==> flow/design.v <==
`timescale 1ns/10ps
module  CONV(
	input				clk,
	input				reset,
	output logic		busy,	
	input				ready,	
	output logic [13:0]	iaddr,
	input  		 [7:0]	idata,	
	output logic		ioe,
	output logic		wen_L0,
	output logic		oe_L0,
	output logic [13:0]	addr_L0,
	output logic [11:0] w_data_L0,
	input  		 [11:0] r_data_L0,
	output logic 		wen_L1,
	output logic		oe_L1,
	output logic [11:0]	addr_L1,
	output logic [11:0]	w_data_L1,
	input  		 [11:0]	r_data_L1,
	output logic		oe_weight,
	output logic [15:0]	addr_weight,
	input  logic signed  [7:0]  r_data_weight,
	output logic		wen_L2,
	output logic [3:0]	addr_L2,
	output logic [31:0]	w_data_L2
	);
reg [1:0] fully_flag;
reg[3:0] i0,i4,i5,i6;
reg [3:0] state,next_state;
reg [11:0] data [0:8];
reg [15:0] zero_index,addr_index0,addr_index1,addr_index2,addr_index3,addr_index4,L0_index;
reg signed [31:0] data_fully;
parameter INIT=4'd0,ADDR1=4'd1,WAIT1=4'd2,DATA_i0=4'd3,LAYER0=4'd4,ADDR2=4'd5,LAYER1=4'd6,
		  LAYER1_1=4'd7,ADDR3=4'd8,WAIT3=4'd9,LAYER2=4'd10,LAYER2_1=4'd11,FINI=4'd12;
always @(posedge clk or posedge reset ) begin
  if(reset) state<=INIT;
  else state<=next_state;
end
always @(*) begin
	case (state)
		INIT:begin
			next_state=(ready)?ADDR1:INIT;	
		end 
		ADDR1:begin
			next_state=WAIT1;
		end
		WAIT1:begin
			next_state=(fully_flag==0)?DATA_i0:(fully_flag==1)?LAYER1:LAYER2;		   
		end
		DATA_i0:begin
			next_state=(i0>=8&&zero_index==0||i0>=7&&zero_index==127||i0>=5&&zero_index==16510||
			            i0>=4&&zero_index==16637||i0>=8&&zero_index%130==0&&zero_index!=0&&zero_index!=16510||
						i5>=7&&zero_index%130==127&&zero_index!=127&&zero_index!=16637||
						i6>=8&&zero_index>0&&zero_index<127||i4>=5&&zero_index>16510&&zero_index<16637||i4>=8)?LAYER0:ADDR1;	
		end
		LAYER0:begin
			next_state=(L0_index>=16383)?ADDR2:ADDR1;
		end
		ADDR2:begin
			next_state=WAIT1;
		end
		LAYER1:begin
			next_state=(i0>=3)?LAYER1_1:ADDR2;
		end
		LAYER1_1:begin
			next_state=(addr_index1>=4095)?ADDR3:ADDR2;
		end
		ADDR3:begin
			next_state=WAIT1;
		end
		LAYER2:begin
			next_state=(addr_index2>=4095)?LAYER2_1:ADDR3;
		end
		LAYER2_1:begin
			next_state=(addr_index4>=9)?FINI:ADDR3;
		end
		FINI:begin
			next_state=INIT;
		end
		default: next_state=INIT;
	endcase
end
always @(posedge clk) begin
	case (state)
		INIT:begin
			zero_index<=16'h0;
			i0<=4'h4;
			i4<=4'h0;
			i5<=4'h0;
			i6<=4'h3;
			addr_index0<=0;
			addr_index1<=126;
			addr_index2<=0;
			addr_index3<=16128;
			addr_index4<=0;
			L0_index<=0;
			wen_L0<=0;
			ioe<=0;
			busy<=0;
			data_fully<=0;
			fully_flag<=0;
			wen_L1<=0;
			wen_L2<=0;
			oe_L0<=0;
			oe_L1<=0;
			oe_weight<=0;
		end 
		ADDR1:begin
			wen_L0<=0;
            ioe<=1;
			if (zero_index==0) begin
				if (i0==4) iaddr<=14'h0;
				else if (i0==5) iaddr<=14'h1; 
				else if (i0==7) iaddr<=14'h80;
				else iaddr<=14'h81;	
			end
			else if (zero_index==127) begin
				if (i0==3) iaddr<=14'h7E;
				else if (i0==4) iaddr<=14'h7F; 
				else if (i0==6) iaddr<=14'hFE;
				else iaddr<=14'hFF;	
			end
			else if (zero_index==16510) begin
				if (i0==1) iaddr<=14'h3F00;
				else if (i0==2) iaddr<=14'h3F01; 
				else if (i0==4) iaddr<=14'h3F80;
				else iaddr<=14'h3F81;		
			end
			else if (zero_index==16637) begin
				if (i0==0) iaddr<=14'h3F7E;
				else if (i0==1) iaddr<=14'h3F7F; 
				else if (i0==3) iaddr<=14'h3FFE;
				else iaddr<=14'h3FFF;		
			end
			else if (zero_index%130==0&&zero_index!=0&&zero_index!=16510) begin
				if (i0==1) iaddr<=addr_index0;
				else if (i0==2) iaddr<=addr_index0+1; 
				else if (i0==4) iaddr<=addr_index0+128;
				else if (i0==5) iaddr<=addr_index0+129;
				else if (i0==7) iaddr<=addr_index0+256;
				else iaddr<=addr_index0+257;
			end
			else if (zero_index%130==127&&zero_index!=127&&zero_index!=16637) begin
				if (i5==0) iaddr<=addr_index1;
				else if (i5==1) iaddr<=addr_index1+1; 
				else if (i5==3) iaddr<=addr_index1+128;
				else if (i5==4) iaddr<=addr_index1+129;
				else if (i5==6) iaddr<=addr_index1+256;
				else iaddr<=addr_index1+257;	
			end
			else if (zero_index>0&&zero_index<127) begin
				if (i6==3) iaddr<=addr_index2;
				else if (i6==4) iaddr<=addr_index2+1; 
				else if (i6==5) iaddr<=addr_index2+2;
				else if (i6==6) iaddr<=addr_index2+128;
				else if (i6==7) iaddr<=addr_index2+129;
				else iaddr<=addr_index2+130;	
			end
			else if (zero_index>16510&&zero_index<16637) begin
				if (i4==0) iaddr<=addr_index3;
				else if (i4==1) iaddr<=addr_index3+1; 
				else if (i4==2) iaddr<=addr_index3+2;
				else if (i4==3) iaddr<=addr_index3+128;
				else if (i4==4) iaddr<=addr_index3+129;
				else iaddr<=addr_index3+130;
			end
			else begin
				if (i4==0) iaddr<=addr_index4;
				else if (i4==1) iaddr<=addr_index4+1; 
				else if (i4==2) iaddr<=addr_index4+2;
				else if (i4==3) iaddr<=addr_index4+128;
				else if (i4==4) iaddr<=addr_index4+129;
				else if (i4==5) iaddr<=addr_index4+130;
				else if (i4==6) iaddr<=addr_index4+256;
				else if (i4==7) iaddr<=addr_index4+257;
				else iaddr<=addr_index4+258;	
			end
		end
		DATA_i0:begin
			if (zero_index==0) begin
				data[0]<=8'h0;
			    data[1]<=8'h0;
			    data[2]<=8'h0;
			    data[3]<=8'h0;
			    data[6]<=8'h0;
                data[i0]<=idata;
			    i0<=(i0==5)?i0+2:i0+1;	
			end
			else if (zero_index==127) begin
				data[0]<=8'h0;
			    data[1]<=8'h0;
			    data[2]<=8'h0;
			    data[5]<=8'h0;
			    data[8]<=8'h0;
                data[i0]<=idata;
			    i0<=(i0==4)?i0+2:i0+1;		
			end
			else if (zero_index==16510) begin
			    data[0]<=8'h0;
			    data[3]<=8'h0;
			    data[6]<=8'h0;
			    data[7]<=8'h0;
			    data[8]<=8'h0;
                data[i0]<=idata;
			    i0<=(i0==2)?i0+2:i0+1;	
			end
			else if (zero_index==16637) begin
				data[2]<=8'h0;
			    data[5]<=8'h0;
			    data[6]<=8'h0;
			    data[7]<=8'h0;
			    data[8]<=8'h0;
                data[i0]<=idata;
			    i0<=(i0==1)?i0+2:i0+1;
			end
			else if (zero_index%130==0&&zero_index!=0&&zero_index!=16510) begin
			   data[0]<=8'h0;
               data[3]<=8'h0;
               data[6]<=8'h0;
               data[i0]<=idata;
               i0<=(i0%3==2)?i0+2:i0+1;	
			end
			else if (zero_index%130==127&&zero_index!=127&&zero_index!=16637) begin
			    data[2]<=8'h0;
			    data[5]<=8'h0;
			    data[8]<=8'h0;
			    data[i5]<=idata;
			    i5<=(i5%3==1)?i5+2:i5+1;
			end
			else if (zero_index>0&&zero_index<127) begin
				data[0]<=8'h0;
                data[1]<=8'h0;
                data[2]<=8'h0;
                data[i6]<=idata;
                i6<=i6+1;
			end
			else if ((zero_index>16510&&zero_index<16637)) begin
				data[6]<=8'h0;
			    data[7]<=8'h0;
			    data[8]<=8'h0;
			    data[i4]<=idata;
			    i4<=i4+1;
			end
			else begin
				data[i4]<=idata;
			    i4<=i4+1;
			end	
		end
		LAYER0:begin
			if (i0>=8&&zero_index==0) begin
				i0<=3;
				zero_index<=zero_index+1;
			end
			else if (i0>=7&&zero_index==127) begin
				i0<=1;
				zero_index<=zero_index+3;
			end
			else if (i0>=5&&zero_index==16510) begin
				i0<=0;
				zero_index<=zero_index+1;
			end
			else if (i0>=4&&zero_index==16637) begin
				i0<=0;
				zero_index<=zero_index+1;
				addr_index0<=0;
				addr_index1<=0;
				addr_index2<=0;
				addr_index3<=0;
				addr_index4<=0;
			end
			else if (i0>=8&&zero_index%130==0&&zero_index!=0&&zero_index!=16510) begin
				i0<=0;
				zero_index<=zero_index+1;
				addr_index0<=addr_index0+128;
			end
			else if (i5>=7&&zero_index%130==127&&zero_index!=127&&zero_index!=16637) begin
				i5<=0;
				zero_index<=zero_index+3;
				addr_index1<=addr_index1+128;
			end
			else if (i6>=8&&zero_index>0&&zero_index<127) begin
				i6<=0;
				zero_index<=zero_index+1;
				addr_index2<=addr_index2+1;
			end
			else if (i4>=5&&zero_index>16510&&zero_index<16637) begin
				i4<=0;
				zero_index<=zero_index+1;
				addr_index3<=addr_index3+1;
			end
			else begin
				i4<=0;
				zero_index<=zero_index+1;
				addr_index4<=(addr_index4%128==125)?addr_index4+3:addr_index4+1;
			end
		    ioe<=0;
			wen_L0<=1;
			L0_index<=L0_index+1;
			addr_L0<=L0_index;
            w_data_L0<=($signed(-(data[0]<<1)+data[2]+data[4]+(data[5]<<1)+
                       data[6]+(data[7]<<1)-((data[8]<<1)+data[8]))>0)?$signed(-(data[0]<<1)+data[2]+data[4]+(data[5]<<1)+
                       data[6]+(data[7]<<1)-((data[8]<<1)+data[8])):0;
		end
        ADDR2:begin
			fully_flag<=1;
			wen_L0<=0;
			wen_L1<=0;
			oe_L0<=1;
			if(i0==0) addr_L0<=addr_index0;
			else if (i0==1) addr_L0<=addr_index0+1;
			else if (i0==2) addr_L0<=addr_index0+128;
            else addr_L0<=addr_index0+129;			
		end
		LAYER1:begin
			data[i0]<=r_data_L0;
			i0<=i0+1;
		end
		LAYER1_1:begin
			i0<=0;
			addr_index0<=(addr_index0%128==126)?addr_index0+130:addr_index0+2;
            wen_L1<=1;
			oe_L0<=0;
			addr_L1<=addr_index1;
			addr_index1<=addr_index1+1;
			w_data_L1<=(data[0]>=data[1]&&data[0]>=data[2]&&data[0]>=data[3])?data[0]:
			           (data[1]>=data[2]&&data[1]>=data[3]&&data[1]>=data[0])?data[1]:
					   (data[2]>=data[3]&&data[2]>=data[1]&&data[2]>=data[0])?data[2]:
					   (data[3]>=data[0]&&data[3]>=data[2]&&data[3]>=data[1])?data[3]:0;
		end
		ADDR3:begin
			fully_flag<=2;
			wen_L1<=0;
			wen_L2<=0;
			oe_L1<=1;
			oe_weight<=1;
			addr_L1<=addr_index2;
            addr_weight<=addr_index3;
		end
		LAYER2:begin
			data_fully<=$signed(r_data_L1)*r_data_weight+data_fully;
			addr_index2<=addr_index2+1;
			addr_index3<=addr_index3+1;
		end
		LAYER2_1:begin
			addr_index2<=0;
			oe_L1<=0;
			oe_weight<=0;
			wen_L2<=1;
			addr_L2<=addr_index4;
			w_data_L2<=(data_fully>0)?data_fully:data_fully>>>16;
			addr_index4<=addr_index4+1;
			data_fully<=32'b0;
		end
		FINI:begin
			busy<=1;
		end
		default; 
	endcase
end
endmodule
; Tool chain data of CONV
; Module CONV before and after one edit of its RTL, step after step.
; "orig" refers to lines of the RTL above, "edited" to lines of the edited file.
; "delta" is "edited" less "orig", of the values as shown.
; Operators carry their Yosys type and port widths (W data, S select, Z words).
; Cell names lack the library's common part.
; A cell with - has no value.
[setup]
top_module = CONV
clock = clk
cell_library = sky130hd
corner = tt_025C_1v80

; Edit of the RTL
; Unified diff, file above to edited file.
; The edit is scripted, without regard to the design's behaviour, which it may alter; it was not made to optimise anything.
; begin of diff
@@ -256,5 +256,5 @@
 				zero_index<=zero_index+3;
 			end
-			else if (i0>=5&&zero_index==16510) begin
+			else if (i0>=5&&zero_index>=16510) begin
 				i0<=0;
 				zero_index<=zero_index+1;
; end of diff

; After elaboration
; Counts by Yosys on the flattened word-level netlist (proc, flatten, opt, wreduce; memories kept). Register bits leave out memories and registers merged into their read ports (data or address). Print and check cells are left out.
; Memory sizes are those after Yosys's memory passes, which may raise the word count (mostly to a power of two), join words into wider ones and drop unused or constant bits.
[classes]
columns = item, orig, edited, delta
row1 = add_sub_neg, 49, 49, 0
row2 = n_mul, 1, 1, 0
row3 = n_div, 3, 3, 0
row4 = cmp, 31, 32, 1
row5 = equal, 103, 103, 0
row6 = mux, 339, 339, 0
row7 = bitwise, 106, 106, 0
row8 = reduce_logical, 82, 83, 1
[op_table]
columns = op, orig, edited, delta
row1 = $logic_and A1 B1 Y1, 28, 29, 1
row2 = $ge A16 B15 Y1 const B, 0, 1, 1
row3 = $mux W12, 80, 80, 0
row4 = $mux W4, 77, 77, 0
row5 = $mux W1, 62, 62, 0
row6 = $and A1 B1 Y1, 48, 48, 0
row7 = $mux W16, 42, 42, 0
row8 = $mux W14, 39, 39, 0
row9 = $eq A4 B4 Y1 const A, 29, 29, 0
row10 = $not A1 Y1, 29, 29, 0
row11 = $or A1 B1 Y1, 19, 19, 0
row12 = $eq A4 B3 Y1 const B, 18, 18, 0
row13 = $ne A2 B2 Y1 const B, 18, 18, 0
row14 = $ge A12 B12 Y1, 12, 12, 0
row15 = $add A14 B8 Y14 const B, 11, 11, 0
row16 = $reduce_bool A2 Y1, 11, 11, 0
row17 = $and A1 B1 Y1 const A, 10, 10, 0
row18 = $eq A4 B2 Y1 const B, 8, 8, 0
row19 = $logic_or A1 B1 Y1, 8, 8, 0
row20 = $mux W8, 8, 8, 0
row21 = $ne A3 B3 Y1 const B, 8, 8, 0
row22 = $add A14 B9 Y14 const B, 7, 7, 0
row23 = $pmux W1 S2, 7, 7, 0
row24 = $add A12 B12 Y12, 6, 6, 0
row25 = $add A16 B1 Y16 const B, 6, 6, 0
row26 = $reduce_bool A3 Y1, 6, 6, 0
row27 = $ge A4 B3 Y1 const B, 5, 5, 0
row28 = $pmux W16 S3, 5, 5, 0
; Not every row of either side is listed.
[word_totals]
columns = item, orig, edited, delta
row1 = register_bits, 289, 289, 0
row2 = mem_bits_rw, 192, 192, 0
row3 = mem_count, 1, 1, 0
row4 = input_bits, 43, 43, 0
row5 = out_inout_bits, 124, 124, 0
row6 = wordCells, 744, 746, 2

; Logic depth
; Yosys ltp: most cells in a row. Word level: on the elaborated netlist, between registers, memories and ports. Mapped: between sequential cells and ports; inverters and the memories' decode and read muxes count.
[depth]
columns = item, orig, edited, delta
row1 = word_depth, 17, 17, 0
row2 = abc_area, 0, 0, -
row3 = ltp_mapped, 57, 53, -4
row4 = ltp_nobuf, 48, 47, -1

; Mapped cells and area
; Yosys stat after the flow's synthesis: flattened, memories mapped to cells. It holds for the ABC_AREA given above (unset counts as 0); a run with the other value may have another netlist.
[by_type]
columns = cell, orig, edited, delta
row1 = nand2_1, 310, 395, 85
row2 = mux2i_1, 32, 75, 43
row3 = nand2b_1, 86, 59, -27
row4 = nor2_1, 377, 352, -25
row5 = a21oi_1, 298, 278, -20
row6 = a22oi_1, 34, 16, -18
row7 = o21a_1, 28, 10, -18
row8 = o211ai_1, 47, 30, -17
row9 = nor3_1, 78, 62, -16
row10 = inv_1, 367, 382, 15
row11 = mux2_1, 2, 16, 14
row12 = nand3_1, 149, 136, -13
row13 = o22ai_1, 44, 31, -13
row14 = o21ai_1, 18, 30, 12
row15 = nand4_1, 43, 54, 11
row16 = nor4_1, 40, 29, -11
row17 = a211oi_1, 22, 31, 9
row18 = a21o_1, 30, 38, 8
; Not every row of either side is listed.
[synth_totals]
columns = item, orig, edited, delta
row1 = cells, 4070, 4060, -10
row2 = area_um2, 36386.1, 36322.3, -63.8
row3 = seqArea_um2, 11232.0, 11232.0, 0.0
row4 = flip_flops, 400, 400, 0
row5 = buffers, 203, 199, -4

; Worst setup path after synthesis
; OpenSTA on the mapped netlist: ideal clock, no wires. The path of least setup slack (recovery checks aside). Input and output delay are each 20% of the period. Register names are those of the netlist, which keeps one name where synthesis merged equal registers.
[synth_timing]
columns = item, orig, edited, delta
row1 = path_kind, flip-flop to flip-flop, flip-flop to flip-flop, -
row2 = start, register zero_index[12], register zero_index[11], -
row3 = end, register i0[0], register i0[3], -
row4 = period_ns, 13.0, 13.0, 0.0
row5 = setup_ns, 0.272, 0.255, -0.017
row6 = launch_ns, 0.000, 0.000, 0.000
row7 = t_arrival_ns, 12.262, 12.359, 0.097
row8 = t_required_ns, 12.728, 12.745, 0.017
row9 = setup_slack_ns, 0.467, 0.386, -0.081
row10 = path_delay_ns, 12.534, 12.614, 0.080
row11 = stages, 51, 49, -2
row12 = n_path_buf, 7, 2, -5
row13 = synth_period_reached_ns, 12.533, 12.614, 0.081
; "path_delay_ns" is the arrival time less input delay plus setup time.
; "stages" counts driving pins, that of a launching flip-flop among them; a cell with two outputs on the path counts twice.
; "synth_period_reached_ns" is the clock period less the worst setup slack; recovery checks do not enter. This is arithmetic on one report: input and output delays are still those of the set period (20% each).
; Between the ends stands the longest chain of elaborated cells between them, by number of cells; it is not shown to be the way that was timed. Of several equally long chains one is given.
; A line is the first line of the expression or statement that the cell stems from. Yosys adds cells for indexed reads and writes and turns some case tables into memories.
; A register here has more assigning lines than the two given.
; orig: Ways into the end's enable are left out, as the timed path ends at the data pin.
[synth_between_orig]
path_cell_list = edfxtp_1 -> clkbuf_1 -> or3_1 -> nor2_1 -> nand2_1 -> ha_1 -> nand2b_1 -> a22oi_1 -> a21oi_1 -> maj3_1 -> a22oi_2 -> nor3_1 -> xnor2_1 -> nor4b_1 -> or2_1 -> clkbuf_1 -> a21oi_2 -> o31a_1 -> [... 15 more ...] -> nand2_2 -> buf_2 -> clkbuf_1 -> buf_1 -> o21ai_0 -> ha_1 -> ha_1 -> inv_1 -> o21ai_1 -> a21oi_1 -> mux2i_1 -> o21ai_0 -> ha_1 -> a21oi_1 -> nand4b_1 -> a211oi_2 -> a2111oi_0 -> or4_1
elab_chain_len = 11
cells_between = 28
classes_between = 1 x div; 4 x eq/ne; 11 x mux; 12 x reduce/logical
[synth_rtl_orig]
columns = item, line_no
row1 = "start, declared", 31  ; reg [15:0] zero_index,addr_index0,addr_index1,addr_index2,addr_index3,addr_index4,L0_index;
row2 = "start, assigned", 252  ; zero_index<=zero_index+1;
row3 = "start, assigned", 256  ; zero_index<=zero_index+3;
row4 = $mod A16 B8 Y32, 271  ; else if (i0>=8&&zero_index%130==0&&zero_index!=0&&zero_index!=16510) begin
row5 = $logic_not A32 Y1, 271
row6 = $logic_and A1 B1 Y1 x3, 271
row7 = $mux W4, 271
row8 = $mux W4, 262  ; else if (i0>=4&&zero_index==16637) begin
row9 = $mux W4, 258  ; else if (i0>=5&&zero_index==16510) begin
row10 = $mux W4, 254  ; else if (i0>=7&&zero_index==127) begin
row11 = $mux W4, 250  ; if (i0>=8&&zero_index==0) begin
row12 = $pmux W4 S5, 84  ; case (state)
row13 = "end, assigned", 187  ; i0<=(i0==5)?i0+2:i0+1;
row14 = "end, assigned", 196  ; i0<=(i0==4)?i0+2:i0+1;
row15 = "end, declared", 28  ; reg[3:0] i0,i4,i5,i6;
; edited: Ways into the end's enable are left out, as the timed path ends at the data pin.
[synth_between_edited]
path_cell_list = edfxtp_1 -> buf_2 -> nor4_1 -> nand2_1 -> ha_1 -> nand2_1 -> o21ai_1 -> or4_1 -> a2111o_1 -> o31ai_4 -> a211oi_2 -> o211a_1 -> or2_4 -> or3_4 -> nor3_2 -> o221ai_2 -> or3_4 -> o31ai_2 -> [... 13 more ...] -> a22o_1 -> and4_1 -> nand2_4 -> buf_4 -> mux2i_1 -> inv_1 -> ha_1 -> ha_1 -> nor3_1 -> mux2i_1 -> xor2_1 -> inv_1 -> ha_1 -> and2_1 -> a31o_1 -> and2_4 -> or4_1 -> a31o_1
elab_chain_len = 11
cells_between = 29
classes_between = 1 x div; 1 x compare; 4 x eq/ne; 11 x mux; 12 x reduce/logical
[synth_rtl_edited]
columns = item, line_no
row1 = "start, declared", 31  ; reg [15:0] zero_index,addr_index0,addr_index1,addr_index2,addr_index3,addr_index4,L0_index;
row2 = "start, assigned", 252  ; zero_index<=zero_index+1;
row3 = "start, assigned", 256  ; zero_index<=zero_index+3;
row4 = $mod A16 B8 Y32, 271  ; else if (i0>=8&&zero_index%130==0&&zero_index!=0&&zero_index!=16510) begin
row5 = $logic_not A32 Y1, 271
row6 = $logic_and A1 B1 Y1 x3, 271
row7 = $mux W4, 271
row8 = $mux W4, 262  ; else if (i0>=4&&zero_index==16637) begin
row9 = $mux W4, 258  ; else if (i0>=5&&zero_index>=16510) begin
row10 = $mux W4, 254  ; else if (i0>=7&&zero_index==127) begin
row11 = $mux W4, 250  ; if (i0>=8&&zero_index==0) begin
row12 = $pmux W4 S5, 84  ; case (state)
row13 = "end, assigned", 187  ; i0<=(i0==5)?i0+2:i0+1;
row14 = "end, assigned", 196  ; i0<=(i0==4)?i0+2:i0+1;
row15 = "end, declared", 28  ; reg[3:0] i0,i4,i5,i6;

; Timing after layout
; Path of least setup slack in the final report of each run of pair 1 (OpenROAD, finished layout, wires in). Where an end is a register, its clock arrival counts in the times.
[layout_timing]
columns = item, orig, edited, delta
row1 = path_kind, flip-flop to flip-flop, flip-flop to flip-flop, -
row2 = start, register zero_index[14], register zero_index[12], -
row3 = end, register i0[0], register i0[3], -
row4 = period_ns, 12.4, 12.4, 0.0
row5 = setup_ns, 0.26, 0.24, -0.02
row6 = launch_ns, 0.62, 0.60, -0.02
row7 = t_arrival_ns, 12.18, 12.37, 0.19
row8 = t_required_ns, 12.76, 12.77, 0.01
row9 = setup_slack_ns, 0.58, 0.40, -0.18
row10 = stages, 44, 47, 3
row11 = n_path_buf, 4, 1, -3
; Between the ends stands the longest chain of elaborated cells between them, by number of cells; it is not shown to be the way that was timed. Of several equally long chains one is given.
; A register here has more assigning lines than the two given.
; orig: Ways into the end's enable are left out, as the timed path ends at the data pin.
[layout_between_orig]
path_cell_list = edfxtp_1 -> or3_1 -> nor2_1 -> nand2_1 -> ha_1 -> nand2b_1 -> a22o_2 -> nor2_1 -> a211oi_1 -> a22o_4 -> or4_4 -> nor3_4 -> o221ai_1 -> or3_4 -> buf_4 -> a21oi_4 -> or2_4 -> nor2_1 -> [... 8 more ...] -> or3_1 -> or4_1 -> a221o_1 -> a2111oi_4 -> nand2_2 -> buf_6 -> mux2i_2 -> ha_2 -> inv_1 -> o21ai_1 -> buf_4 -> nor2_1 -> mux2i_1 -> a21oi_4 -> a21o_1 -> a211oi_4 -> a2111oi_1 -> or4_1
elab_chain_len = 11
cells_between = 28
classes_between = 1 x div; 4 x eq/ne; 11 x mux; 12 x reduce/logical
[layout_rtl_orig]
columns = item, line_no
row1 = "start, declared", 31  ; reg [15:0] zero_index,addr_index0,addr_index1,addr_index2,addr_index3,addr_index4,L0_index;
row2 = "start, assigned", 252  ; zero_index<=zero_index+1;
row3 = "start, assigned", 256  ; zero_index<=zero_index+3;
row4 = $mod A16 B8 Y32, 271  ; else if (i0>=8&&zero_index%130==0&&zero_index!=0&&zero_index!=16510) begin
row5 = $logic_not A32 Y1, 271
row6 = $logic_and A1 B1 Y1 x3, 271
row7 = $mux W4, 271
row8 = $mux W4, 262  ; else if (i0>=4&&zero_index==16637) begin
row9 = $mux W4, 258  ; else if (i0>=5&&zero_index==16510) begin
row10 = $mux W4, 254  ; else if (i0>=7&&zero_index==127) begin
row11 = $mux W4, 250  ; if (i0>=8&&zero_index==0) begin
row12 = $pmux W4 S5, 84  ; case (state)
row13 = "end, assigned", 187  ; i0<=(i0==5)?i0+2:i0+1;
row14 = "end, assigned", 196  ; i0<=(i0==4)?i0+2:i0+1;
row15 = "end, declared", 28  ; reg[3:0] i0,i4,i5,i6;
; edited: Ways into the end's enable are left out, as the timed path ends at the data pin.
[layout_between_edited]
path_cell_list = edfxtp_1 -> nor4_4 -> buf_4 -> nand2_1 -> ha_4 -> nand2_2 -> o21ai_2 -> or4_1 -> a2111o_1 -> o31ai_4 -> a211oi_2 -> o211a_1 -> or2_4 -> or3_4 -> nor3_4 -> o221ai_2 -> or3_4 -> o31ai_4 -> [... 11 more ...] -> nor2_1 -> a2bb2o_1 -> a22o_1 -> and4_4 -> nand2_4 -> mux2_2 -> ha_4 -> ha_4 -> nor3_2 -> mux2i_1 -> xor2_1 -> inv_1 -> ha_1 -> and2_1 -> a31o_1 -> and2_4 -> or4_1 -> a31o_1
elab_chain_len = 11
cells_between = 29
classes_between = 1 x div; 1 x compare; 4 x eq/ne; 11 x mux; 12 x reduce/logical
[layout_rtl_edited]
columns = item, line_no
row1 = "start, declared", 31  ; reg [15:0] zero_index,addr_index0,addr_index1,addr_index2,addr_index3,addr_index4,L0_index;
row2 = "start, assigned", 252  ; zero_index<=zero_index+1;
row3 = "start, assigned", 256  ; zero_index<=zero_index+3;
row4 = $mod A16 B8 Y32, 271  ; else if (i0>=8&&zero_index%130==0&&zero_index!=0&&zero_index!=16510) begin
row5 = $logic_not A32 Y1, 271
row6 = $logic_and A1 B1 Y1 x3, 271
row7 = $mux W4, 271
row8 = $mux W4, 262  ; else if (i0>=4&&zero_index==16637) begin
row9 = $mux W4, 258  ; else if (i0>=5&&zero_index>=16510) begin
row10 = $mux W4, 254  ; else if (i0>=7&&zero_index==127) begin
row11 = $mux W4, 250  ; if (i0>=8&&zero_index==0) begin
row12 = $pmux W4 S5, 84  ; case (state)
row13 = "end, assigned", 187  ; i0<=(i0==5)?i0+2:i0+1;
row14 = "end, assigned", 196  ; i0<=(i0==4)?i0+2:i0+1;
row15 = "end, declared", 28  ; reg[3:0] i0,i4,i5,i6;

; Layout results
; Both versions went through the flow (Yosys, OpenROAD) with the same settings in each pair. Constraints: input delay and output delay 20% of the set period each, output load 0.01 pF.
[settings_pair_1]
CORE_UTILIZATION = 40
period_ns = 12.4
CAP_MARGIN = 20
CORE_MARGIN = 2
SLEW_MARGIN = 20
[results_pair_1]
columns = item, orig, edited, delta
row1 = synth_area_um2, 36386.1, 36322.3, -63.8
row2 = design.die.area_um2, 93394.4, 93232.5, -161.9
row3 = final_stdcell_area_um2, 41342.2, 41787.6, 445.4
row4 = post_route_util_pct, 45.9, 46.4, 0.5
row5 = worstSetupSlack_ns, 0.584, 0.402, -0.182
row6 = setupTns_ns, 0.000, 0.000, 0.000
row7 = final_hold_ws_ns, 0.450, 0.452, 0.002
row8 = achieved_period_ns, 11.816, 11.998, 0.182
[settings_pair_2]
ABC_AREA = 0
CELL_PAD_IN_SITES_DETAIL_PLACEMENT = 0
CELL_PAD_IN_SITES_GLOBAL_PLACEMENT = 3
CORE_MARGIN = 9
CORE_UTILIZATION = 24
CTS_CLUSTER_SIZE = 35
GPL_TIMING_DRIVEN = 0
PLACE_DENSITY_LB_ADDON = 0.2
SETUP_SLACK_MARGIN = 2.38
SLEW_MARGIN = 10
TNS_END_PERCENT = 80
period_ns = 13.9
CAP_MARGIN = 20
[results_pair_2]
columns = item, orig, edited, delta
row1 = synth_area_um2, 36386.1, 36322.3, -63.8
row2 = design.die.area_um2, 165950.0, 165673.0, -277.0
row3 = final_stdcell_area_um2, 44614.0, 45398.5, 784.5
row4 = post_route_util_pct, 29.7, 30.2, 0.5
row5 = worstSetupSlack_ns, 1.888, 1.910, 0.022
row6 = setupTns_ns, 0.000, 0.000, 0.000
row7 = final_hold_ws_ns, 0.450, 0.454, 0.004
row8 = achieved_period_ns, 12.012, 11.990, -0.022
; By "achieved_period_ns" is meant the clock period of the run minus its worst setup slack. This is arithmetic on one report: input and output delays are still those of the set period (20% each).
